==> flow/design.v <==
`default_nettype none
`timescale 1ns / 1ps
module mul #(
    WIDTH=25,   
    FBITS=20    
    )(
    input wire signed [WIDTH-1:0] a,    
    input wire signed [WIDTH-1:0] b,    
    output reg signed [WIDTH-1:0] val   
    );
    localparam IBITS = WIDTH - FBITS;     
    localparam MSB = 2*WIDTH - IBITS - 1;  
    localparam LSB = WIDTH - IBITS;        
    localparam HALF = {1'b1, {FBITS-1{1'b0}}}; 
    reg sig_diff;   
    reg signed [WIDTH-1:0] a1, b1;   
    reg signed [WIDTH-1:0] prod_t;   
    reg signed [2*WIDTH-1:0] prod;   
    reg [FBITS-1:0] rbits;           
    reg round;   
    reg even;    
    reg signed [WIDTH-1:0] u_result;    
    always @(*) begin
        sig_diff = a[WIDTH-1] ^ b[WIDTH-1];
        a1 = a[WIDTH-1] ? -a : a;    
        b1 = b[WIDTH-1] ? -b : b;    
        prod = a1 * b1;  
        prod_t = prod[MSB:LSB];  
        rbits  = prod[FBITS-1:0];  
        round  = prod[FBITS-1];    
        even  = ~prod[FBITS];      
         u_result = (round && !(even && rbits == HALF)) ? prod_t + 25'b1 : prod_t;  
         val = sig_diff ? -u_result : u_result;
        end
endmodule
`timescale 1ns / 1ps
 module random(
  output wire [31:0] out,
  input wire clk,  
  input wire reset,
  input wire request        
  ); 
  parameter [31:0] mod = 32'b1000_0000_0000_0000_0000_0000_0000_0000;  
  parameter [31:0] a = 32'd22695477;    
  parameter [31:0] c = 32'b1;            
  reg [31:0] temp;              
  reg [63:0] temp1;             
  reg [31:0] temp2;             
  reg [31:0] temp_out;          
  reg [1:0] state;              
always @(posedge clk) begin
        if(state == 2'b00)
            temp1 <= temp * a + c;   
        else if(state == 2'b01)
            temp2 <= temp1 % mod;    
end
always @(posedge clk or posedge reset) begin
        if (reset) begin
            temp <= 32'd13;
            state <= 2'b00;
            temp_out <= 32'd0;
        end
        else begin
            if(state == 2'b00) begin 
                state <= 2'b01;
            end
            else if(state == 2'b01) begin
                state <= 2'b10;
            end
            else begin
                temp <= temp2;         
                if(request) 
                    state <= 2'b00;    
            end
            if (request)
                temp_out <= temp2;
        end
end
assign out = temp_out;
 endmodule
`default_nettype none
`timescale 1ns / 1ps
module barnsley #(
    FP_WIDTH=25,    
    FP_INT=5       
    ) (
    input  wire clk,                                     
    input wire reset,                                    
    output wire [19:0] iter_max,                          
    input wire iter_change,                              
    output reg done,                                     
    output wire complete,                                
    output reg signed [FP_WIDTH-1:0] xn,                 
    output reg signed [FP_WIDTH-1:0] yn
    );
    reg signed [FP_WIDTH-1:0] mul_a_1, mul_b_1, mul_a_2, mul_b_2;
    wire signed [FP_WIDTH-1:0] mul_val_1, mul_val_2;
    mul #(.WIDTH(FP_WIDTH), .FBITS(FP_WIDTH - FP_INT)) mul_inst_0 (
        /*verilator lint_on PINCONNECTEMPTY*/
        .a(mul_a_1),
        .b(mul_b_1),
        .val(mul_val_1)
    );
    mul #(.WIDTH(FP_WIDTH), .FBITS(FP_WIDTH - FP_INT)) mul_inst_1 (
        /*verilator lint_on PINCONNECTEMPTY*/
        .a(mul_a_2),
        .b(mul_b_2),
        .val(mul_val_2)
    );
    wire [31:0] random_out;
    random random_inst(.out(random_out), .clk(clk), .reset(reset), .request(done) );
    reg [19:0] n;
    reg signed [FP_WIDTH-1:0] x;
    reg signed [FP_WIDTH-1:0] y;
    reg [3:0] state;  
    reg [19:0] iter_value;
    reg iter_reg;
    wire iter_button;
    always @(posedge clk) 
    begin
        iter_reg <= iter_change;
    end
    assign iter_button = iter_change & ~iter_reg;
    localparam signed [FP_WIDTH-1:0] FP_0_16 = 25'b0000000101000111101011100;  
    localparam signed [FP_WIDTH-1:0] FP_0_15 = 25'b0000000100110011001100110;  
    localparam signed [FP_WIDTH-1:0] NFP_0_15 = 25'b1111111011001100110011010;  
    localparam signed [FP_WIDTH-1:0] FP_0_85 = 25'b0000011011001100110011001;  
    localparam signed [FP_WIDTH-1:0] FP_0_04 = 25'b0000000001010001111010111;   
    localparam signed [FP_WIDTH-1:0] NFP_0_04 = 25'b1111110011001100110011010;  
    localparam signed [FP_WIDTH-1:0] FP_0_2  = 25'b0000000110011001100110011;   
    localparam signed [FP_WIDTH-1:0] FP_0_23 = 25'b0000000111010111000010100;  
    localparam signed [FP_WIDTH-1:0] FP_0_22 = 25'b0000000111000010100011110;  
    localparam signed [FP_WIDTH-1:0] FP_0_24 = 25'b0000000111101011100001010;  
    localparam signed [FP_WIDTH-1:0] FP_0_26 = 25'b0000001000010100011110101;  
    localparam signed [FP_WIDTH-1:0] NFP_0_26 = 25'b1111110111101011100001011; 
    localparam signed [FP_WIDTH-1:0] FP_0_28 = 25'b0000001000111101011100001;  
    localparam signed [FP_WIDTH-1:0] FP_1_5  = 25'b0000110000000000000000000;  
    assign complete = (n >= iter_value);
    always @(posedge clk or posedge reset) 
    begin
        if (reset) 
            begin
                x <= 0;  y <= 0;
                xn <= 0; yn <= 0;
                n <= 0;  done <= 0;
                state <= 0;
                iter_value <= 1000;
            end
        else if (iter_button) 
            begin
                done <= 0;
                if (iter_value < 10000)
                    iter_value <= iter_value + 3000; 
            end
        else if (complete)
            done <= 0;
        else
            begin
                case (state)
                    4'b0000: 
                    begin
                        done <= 0;
                        state <= 4'b0001;
                    end
                    4'b0001: 
                    begin
                        done <= 0;
                        if (random_out < 32'd21474836)
                                xn <= 0;
                        else if (random_out < 32'd1846835936)
                            begin 
                                mul_a_1 <= x;
                                mul_b_1 <= FP_0_85;  
                                mul_a_2 <= y;
                                mul_b_2 <= FP_0_04;  
                            end
                        else if (random_out < 32'd1997159792)
                            begin 
                                mul_a_1 <= x;
                                mul_b_1 <= FP_0_2;  
                                mul_a_2 <= y;
                                mul_b_2 <= (FP_0_26);  
                            end
                        else 
                            begin
                                mul_a_1 <= x;
                                mul_b_1 <= (FP_0_15);  
                                mul_a_2 <= y;
                                mul_b_2 <= FP_0_28;  
                            end
                        state <= 4'b0010;
                    end
                    4'b0010: 
                    begin
                        done <= 0;
                        if (random_out < 32'd21474836)
                                xn <= 0;
                        else if (random_out < 32'd1846835936)
                            begin
                                xn <= mul_val_1 + mul_val_2; 
                            end
                        else if (random_out < 32'd1997159792)
                            begin 
                                xn <= mul_val_1 - mul_val_2; 
                            end
                        else 
                            begin
                                xn <= -mul_val_1 + mul_val_2;
                            end
                        state <= 4'b0011;
                    end
                    4'b0011: 
                    begin
                        done <= 0;
                        if (random_out < 32'd21474836)
                            begin
                                mul_a_1 <= FP_0_16;  
                                mul_b_1 <= y; 
                            end
                        else if (random_out < 32'd1846835936)
                            begin 
                                mul_a_1 <= x;
                                mul_b_1 <= (FP_0_04);  
                                mul_a_2 <= y;
                                mul_b_2 <= FP_0_85;  
                            end
                        else if (random_out < 32'd1997159792)
                            begin 
                                mul_a_1 <= x;
                                mul_b_1 <= FP_0_23;  
                                mul_a_2 <= y;
                                mul_b_2 <= FP_0_22;  
                            end
                        else 
                            begin
                                mul_a_1 <= x;
                                mul_b_1 <= FP_0_26;  
                                mul_a_2 <= y;
                                mul_b_2 <= FP_0_24;  
                            end
                        state <= 4'b0100;
                    end 
                    4'b0100: 
                    begin
                        done <= 0;
                        if (random_out < 32'd21474836)
                            begin
                                yn <= mul_val_1;
                            end
                        else if (random_out < 32'd1846835936) 
                            begin 
                                yn <= -mul_val_1 + mul_val_2 + FP_1_5;
                            end
                        else if (random_out < 32'd1997159792)
                            begin 
                                yn <= mul_val_1 + mul_val_2 + FP_1_5;
                            end
                        else 
                            begin
                                yn <= mul_val_1 + mul_val_2;
                            end
                        state <= 4'b0101;
                    end                     
                    4'b0101:
                    begin
                        x <= xn;
                        y <= yn;
                        n <= n + 1;
                        done <= 1;
                        state <= 4'b0000;
                    end
                endcase
            end
    end
    assign iter_max = iter_value;
endmodule
# Step by step through the tools: barnsley
# Each step is given for the RTL above and for the edited RTL.
# Lines under "before" count in the file above, lines under "after" in the edited file.
# "diff" is "after" less "before", of the values as shown; "change_rel_pct" is that difference over "before", in percent.
# Operators carry their Yosys type and port widths (W data, S select, Z words).
# Cell names lack the library's common part.
# The mark -- stands for no value.
# design
top_module	barnsley
clock	clk
cell_library	sky130hd
lib_corner	tt_025C_1v80

# Edit of the RTL
# Unified diff, file above to edited file.
# The edited RTL no longer does the same as the RTL above: the edit was made by script, with no optimisation intended.
# begin of diff
@@ -150,5 +150,5 @@
             begin
                 done <= 0;
-                if (iter_value < 10000)
+                if (iter_value == 10000)
                     iter_value <= iter_value + 3000; 
             end
# end of diff

# Elaborated design
# Source: Yosys, flattened and elaborated, memories not mapped. Widths are those after wreduce. Registers that Yosys merges into a memory's read port (data or address) are not register bits. Print and check cells do not count.
# word_totals
element	before	after	diff	change_rel_pct
reg_bits	372	372	0	0.00
input_bits	3	3	0	0.00
out_inout_bits	72	72	0	0.00
word_cells	133	133	0	0.00
# classes
element	before	after	diff	change_rel_pct
add_sub_neg	17	17	0	0.00
mul	3	3	0	0.00
n_cmp	5	4	-1	-20.00
n_eq	12	13	1	8.33
mux	42	42	0	0.00
bitwise	11	11	0	0.00
n_reduce_logical	25	25	0	0.00
# ops
op	before	after	diff	change_rel_pct
$lt A20 B14 Y1 const B	1	0	-1	-100.00
$eq A20 B14 Y1 const B	0	1	1	--
$mux W25	23	23	0	0.00
$not A1 Y1	8	8	0	0.00
$neg A25 Y25	7	7	0	0.00
$logic_and A1 B1 Y1	4	4	0	0.00
$ne A2 B2 Y1 const B	4	4	0	0.00
$pmux W25 S2	4	4	0	0.00
$mux W19	3	3	0	0.00
$mux W2	3	3	0	0.00
$reduce_and A2 Y1	3	3	0	0.00
$reduce_and A3 Y1	3	3	0	0.00
$add A25 B1 Y25 const B	2	2	0	0.00
$add A25 B22 Y25 const B	2	2	0	0.00
$add A25 B25 Y25	2	2	0	0.00
$eq A20 B20 Y1 const B	2	2	0	0.00
$eq A4 B2 Y1 const B	2	2	0	0.00
$eq A4 B3 Y1 const B	2	2	0	0.00
$logic_not A1 Y1	2	2	0	0.00
$lt A31 B31 Y1 const B	2	2	0	0.00
$mul A25 B25 Y45	2	2	0	0.00
$mux W1	2	2	0	0.00
$mux W15	2	2	0	0.00
$mux W20	2	2	0	0.00
$reduce_and A5 Y1	2	2	0	0.00
$reduce_bool A2 Y1	2	2	0	0.00
$xor A1 B1 Y1	2	2	0	0.00
$add A20 B1 Y20 const B	1	1	0	0.00
# The list need not be complete.

# Logic depth
# Longest topological path by Yosys (ltp), each cell counted once; first at word level (registers and memories cut), then after technology mapping (sequential cells cut; the memories' decode and read muxes count).
# depth
element	before	after	diff	change_rel_pct
depth_word	16	16	0	0.00
ABC_AREA	0	0	--	--
depth_mapped	60	60	0	0.00
depth_no_buf	56	57	1	1.79

# Netlist
# The flow's flattened synthesis, as Yosys stat reports it; memories are mapped. The netlist is that of the ABC_AREA named above (0 if unset); the other value can give another one.
# by_type
cell	before	after	diff	change_rel_pct
nand2_1	648	783	135	20.83
mux2_2	103	57	-46	-44.66
nor3_1	71	102	31	43.66
xnor2_1	290	270	-20	-6.90
a21oi_1	193	213	20	10.36
and2_1	265	247	-18	-6.79
nand2b_1	56	74	18	32.14
o21ai_0	198	212	14	7.07
nand3_1	60	74	14	23.33
or4_1	28	14	-14	-50.00
nor2b_1	51	62	11	21.57
a211oi_1	26	37	11	42.31
o22ai_1	29	39	10	34.48
a31o_2	4	13	9	225.00
inv_1	1675	1667	-8	-0.48
buf_1	14	6	-8	-57.14
nand3b_1	6	14	8	133.33
clkbuf_1	251	258	7	2.79
# The list need not be complete.
# synth_totals
element	before	after	diff	change_rel_pct
mapped_cells	7469	7642	173	2.32
mapped_area_um2	69406.6	69964.6	558.0	0.80
flip_flops	359	359	0	0.00
n_buf	282	287	5	1.77
# The figures by module come from a second, unflattened synthesis with its own total; it is not the netlist above.
# unflattened
element	before	after	diff	change_rel_pct
cells_unflattened	8403	8214	-189	-2.25
hier_area_um2	75855.3	74667.9	-1187.4	-1.57
# Rows give one instance, submodules left out.
# modules_before
module	n_inst	n_cells	mod_area_um2	mod_seq_area_um2
mul	2	2875	24573.6	0.0
barnsley	1	1598	14531.4	6304.8
random	1	1055	12176.7	3493.4
# modules_after
module	n_inst	n_cells	mod_area_um2	mod_seq_area_um2
mul	2	2862	24159.4	0.0
barnsley	1	1464	14308.7	6304.8
random	1	1026	12040.3	3493.4

# Timing after synthesis
# OpenSTA on the mapped netlist: ideal clock, no wires. The path of least setup slack (recovery checks aside). Input and output delay are each 20% of the period. Register names are those of the netlist, which keeps one name where synthesis merged equal registers.
# synth_path
element	before	after	diff	change_rel_pct
kind	flip-flop to flip-flop	flip-flop to flip-flop	--	--
startpoint	reg mul_b_1[2]	reg mul_a_1[2]	--	--
endpoint	reg yn[24]	reg yn[24]	--	--
period_ns	15.0	15.0	0.0	0.00
setup_ns	0.140	0.104	-0.036	--
t_arrival_ns	13.507	13.429	-0.078	-0.58
required_ns	14.860	14.896	0.036	0.24
setup_slack_ns	1.353	1.468	0.115	--
path_delay_ns	13.647	13.533	-0.114	-0.84
path_stages	54	52	-2	-3.70
synth_period_reached_ns	13.647	13.532	-0.115	-0.84
# "path_delay_ns" = arrival - input delay + setup time.
# "path_stages": output pins that drive a net of the path, with the launching flip-flop's if there is one; two outputs of one cell count as two.
# "synth_period_reached_ns" is the clock period less the worst setup slack; recovery checks do not enter. This is arithmetic on one report: input and output delays are still those of the set period (20% each).
# The rows between start and end are the longest chain of elaborated cells between them; the timing report does not say that the signal goes this way. Where chains are equally long, one stands for them.
# Each line given opens the expression or statement behind the cell; cells for indexed reads and writes are added by Yosys, which also makes memories of some case tables.
# A register here has more assigning lines than the two given.
# synth_via_before
path_cell_list	edfxtp_1 or3_1 nand2b_1 or4_1 o41ai_1 nand2b_1 o21ai_0 xor2_1 clkbuf_1 nor2_1 fa_1 inv_1 fa_1 inv_1 fa_1 inv_1 fa_1 inv_1 [... 18 more ...] o21ai_0 a21oi_1 mux2i_1 xor2_1 ha_1 clkbuf_1 inv_1 nand3_1 o211ai_1 a31oi_1 a2111oi_0 nor2_1 o311ai_0 nor3b_1 xnor2_1 xnor3_1 nand3_1 o311ai_1
elab_chain_cells	15
# synth_lines_before
element	line	rtl
start: declaration	96	reg signed [FP_WIDTH-1:0] mul_a_1, mul_b_1, mul_a_2, mul_b_2;
start: assignment	187	mul_b_1 <= (FP_0_15);
start: assignment	218	mul_b_1 <= y;
$neg A25 Y25	26	b1 = b[WIDTH-1] ? -b : b;
$mux W25	26
$mul A25 B25 Y45	27	prod = a1 * b1;
$not A1 Y1	31	even  = ~prod[FBITS];
$logic_and A1 B1 Y1	32	u_result = (round && !(even && rbits == HALF)) ? prod_t + 25'b1 : prod_t;
$logic_not A1 Y1	32
$logic_and A1 B1 Y1	32
$mux W25	32
$neg A25 Y25	33	val = sig_diff ? -u_result : u_result;
$mux W25	33
$neg A25 Y25	252	yn <= -mul_val_1 + mul_val_2 + FP_1_5;
$add A25 B25 Y25	252
$add A25 B22 Y25	252
$mux W25	250	else if (random_out < 32'd1846835936)
$mux W25	246	if (random_out < 32'd21474836)
end: assignment	248	yn <= mul_val_1;
end: assignment	252
end: declaration	94	output reg signed [FP_WIDTH-1:0] yn
# synth_via_after
path_cell_list	edfxtp_1 nor4_1 nor3b_1 nand3_1 or3_1 or4_1 o31ai_1 xor2_1 nor2_1 fa_1 fa_1 inv_1 fa_1 fa_1 inv_1 fa_1 fa_1 inv_1 [... 16 more ...] clkbuf_1 nor2b_1 o21bai_1 a21oi_1 o41ai_1 o21ai_0 a21oi_1 o21ai_0 a21oi_1 o21ai_0 a31o_2 xnor2_1 nor3b_1 xor2_1 xnor2_1 nand2_1 xnor2_1 o311ai_1
elab_chain_cells	15
# synth_lines_after
element	line	rtl
start: declaration	96	reg signed [FP_WIDTH-1:0] mul_a_1, mul_b_1, mul_a_2, mul_b_2;
start: assignment	172	mul_a_1 <= x;
start: assignment	179	mul_a_1 <= x;
$neg A25 Y25	25	a1 = a[WIDTH-1] ? -a : a;
$mux W25	25
$mul A25 B25 Y45	27	prod = a1 * b1;
$not A1 Y1	31	even  = ~prod[FBITS];
$logic_and A1 B1 Y1	32	u_result = (round && !(even && rbits == HALF)) ? prod_t + 25'b1 : prod_t;
$logic_not A1 Y1	32
$logic_and A1 B1 Y1	32
$mux W25	32
$neg A25 Y25	33	val = sig_diff ? -u_result : u_result;
$mux W25	33
$neg A25 Y25	252	yn <= -mul_val_1 + mul_val_2 + FP_1_5;
$add A25 B25 Y25	252
$add A25 B22 Y25	252
$mux W25	250	else if (random_out < 32'd1846835936)
$mux W25	246	if (random_out < 32'd21474836)
end: assignment	248	yn <= mul_val_1;
end: assignment	252
end: declaration	94	output reg signed [FP_WIDTH-1:0] yn

# Timing after layout
# Path of least setup slack in the final report of the runs of set A (OpenROAD, finished layout, wires in). Where an end is a register, its clock arrival counts in the times.
# layout_path
element	before	after	diff	change_rel_pct
kind	flip-flop to flip-flop	flip-flop to flip-flop	--	--
startpoint	reg mul_a_2[6]	reg mul_a_2[10]	--	--
endpoint	reg yn[24]	reg yn[24]	--	--
period_ns	15.0	15.0	0.0	0.00
setup_ns	0.12	0.14	0.02	--
t_arrival_ns	14.92	14.63	-0.29	-1.94
required_ns	15.46	15.44	-0.02	-0.13
setup_slack_ns	0.54	0.82	0.28	--
path_stages	51	54	3	5.88
# The rows between start and end are the longest chain of elaborated cells between them; the timing report does not say that the signal goes this way. Where chains are equally long, one stands for them.
# A register here has more assigning lines than the two given.
# layout_via_before
path_cell_list	edfxtp_1 or4_1 nor4_1 nand2b_1 nand2b_1 nand2b_1 o21ai_0 xnor2_2 buf_4 and2_1 fa_1 inv_1 fa_1 inv_1 fa_1 inv_1 fa_1 fa_1 [... 15 more ...] a21boi_1 or4_1 nor2_1 a21oi_1 xnor2_2 ha_1 inv_2 or4_1 nor2_1 a31oi_1 o21a_1 xnor2_1 o21a_1 a311oi_1 or3_1 mux2i_1 xnor2_1 o311ai_1
elab_chain_cells	15
# layout_lines_before
element	line	rtl
start: declaration	96	reg signed [FP_WIDTH-1:0] mul_a_1, mul_b_1, mul_a_2, mul_b_2;
start: assignment	174	mul_a_2 <= y;
start: assignment	181	mul_a_2 <= y;
$neg A25 Y25	25	a1 = a[WIDTH-1] ? -a : a;
$mux W25	25
$mul A25 B25 Y45	27	prod = a1 * b1;
$not A1 Y1	31	even  = ~prod[FBITS];
$logic_and A1 B1 Y1	32	u_result = (round && !(even && rbits == HALF)) ? prod_t + 25'b1 : prod_t;
$logic_not A1 Y1	32
$logic_and A1 B1 Y1	32
$mux W25	32
$neg A25 Y25	33	val = sig_diff ? -u_result : u_result;
$mux W25	33
$add A25 B25 Y25	256	yn <= mul_val_1 + mul_val_2 + FP_1_5;
$add A25 B22 Y25	256
$mux W25	254	else if (random_out < 32'd1997159792)
$mux W25	250	else if (random_out < 32'd1846835936)
$mux W25	246	if (random_out < 32'd21474836)
end: assignment	248	yn <= mul_val_1;
end: assignment	252	yn <= -mul_val_1 + mul_val_2 + FP_1_5;
end: declaration	94	output reg signed [FP_WIDTH-1:0] yn
# layout_via_after
path_cell_list	edfxtp_1 or3_1 or2_2 or3_1 or3_1 or2_2 o31ai_1 xnor2_1 buf_4 and2_1 fa_1 fa_1 inv_1 fa_1 inv_1 fa_1 fa_1 fa_1 [... 18 more ...] ha_2 o21bai_1 a21oi_2 o21bai_1 a2111oi_0 nor2_1 a311o_1 nand3_1 nand3_1 a41oi_1 nor2_1 o311a_1 o21ai_0 or2b_2 xnor2_1 nor3b_1 mux2i_1 o311ai_1
elab_chain_cells	15
# layout_lines_after
element	line	rtl
start: declaration	96	reg signed [FP_WIDTH-1:0] mul_a_1, mul_b_1, mul_a_2, mul_b_2;
start: assignment	174	mul_a_2 <= y;
start: assignment	181	mul_a_2 <= y;
$neg A25 Y25	25	a1 = a[WIDTH-1] ? -a : a;
$mux W25	25
$mul A25 B25 Y45	27	prod = a1 * b1;
$not A1 Y1	31	even  = ~prod[FBITS];
$logic_and A1 B1 Y1	32	u_result = (round && !(even && rbits == HALF)) ? prod_t + 25'b1 : prod_t;
$logic_not A1 Y1	32
$logic_and A1 B1 Y1	32
$mux W25	32
$neg A25 Y25	33	val = sig_diff ? -u_result : u_result;
$mux W25	33
$add A25 B25 Y25	256	yn <= mul_val_1 + mul_val_2 + FP_1_5;
$add A25 B22 Y25	256
$mux W25	254	else if (random_out < 32'd1997159792)
$mux W25	250	else if (random_out < 32'd1846835936)
$mux W25	246	if (random_out < 32'd21474836)
end: assignment	248	yn <= mul_val_1;
end: assignment	252	yn <= -mul_val_1 + mul_val_2 + FP_1_5;
end: declaration	94	output reg signed [FP_WIDTH-1:0] yn

# Layout results
# Runs of the flow (Yosys, OpenROAD) on both versions; the two runs of a pair have the same settings. The constraints put input and output delay at 20% of the set period each and load the outputs with 0.01 pF.
# flow_settings_set_A
CORE_UTILIZATION	40
period_ns	15.0
CAP_MARGIN	20
CORE_MARGIN	2
SLEW_MARGIN	20
# measured_set_A
element	before	after	diff	change_rel_pct
ys_area_um2	69406.6	69964.6	558.0	0.80
dieArea_um2	176867.0	178274.0	1407.0	0.80
finalCellArea_um2	75656.3	75817.7	161.4	0.21
fin_util_frac	0.44	0.436	-0.004	--
worstSetupSlack_ns	0.540	0.817	0.277	--
tns_ns	0.000	0.000	0.000	--
fin_hold_ws_ns	0.409	0.372	-0.037	--
achievedPeriod_ns	14.460	14.183	-0.277	-1.92
# flow_settings_set_B
CAP_MARGIN	5
CORE_UTILIZATION	25
GPL_ROUTABILITY_DRIVEN	0
GPL_TIMING_DRIVEN	1
MIN_ROUTING_LAYER	met1
PLACE_DENSITY_LB_ADDON	0.0
SETUP_SLACK_MARGIN	3.15
period_ns	16.2
CORE_MARGIN	2
SLEW_MARGIN	20
# measured_set_B
element	before	after	diff	change_rel_pct
ys_area_um2	69406.6	69964.6	558.0	0.80
dieArea_um2	281855.0	284105.0	2250.0	0.80
finalCellArea_um2	83356.2	83795.4	439.2	0.53
fin_util_frac	0.302	0.3	-0.002	--
worstSetupSlack_ns	3.014	3.081	0.067	--
tns_ns	0.000	0.000	0.000	--
fin_hold_ws_ns	0.408	0.377	-0.031	--
achievedPeriod_ns	13.186	13.119	-0.067	-0.51
# "achievedPeriod_ns" means the clock period less the worst setup slack. The figure is calculated, with input and output delays left at 20% of the set period.
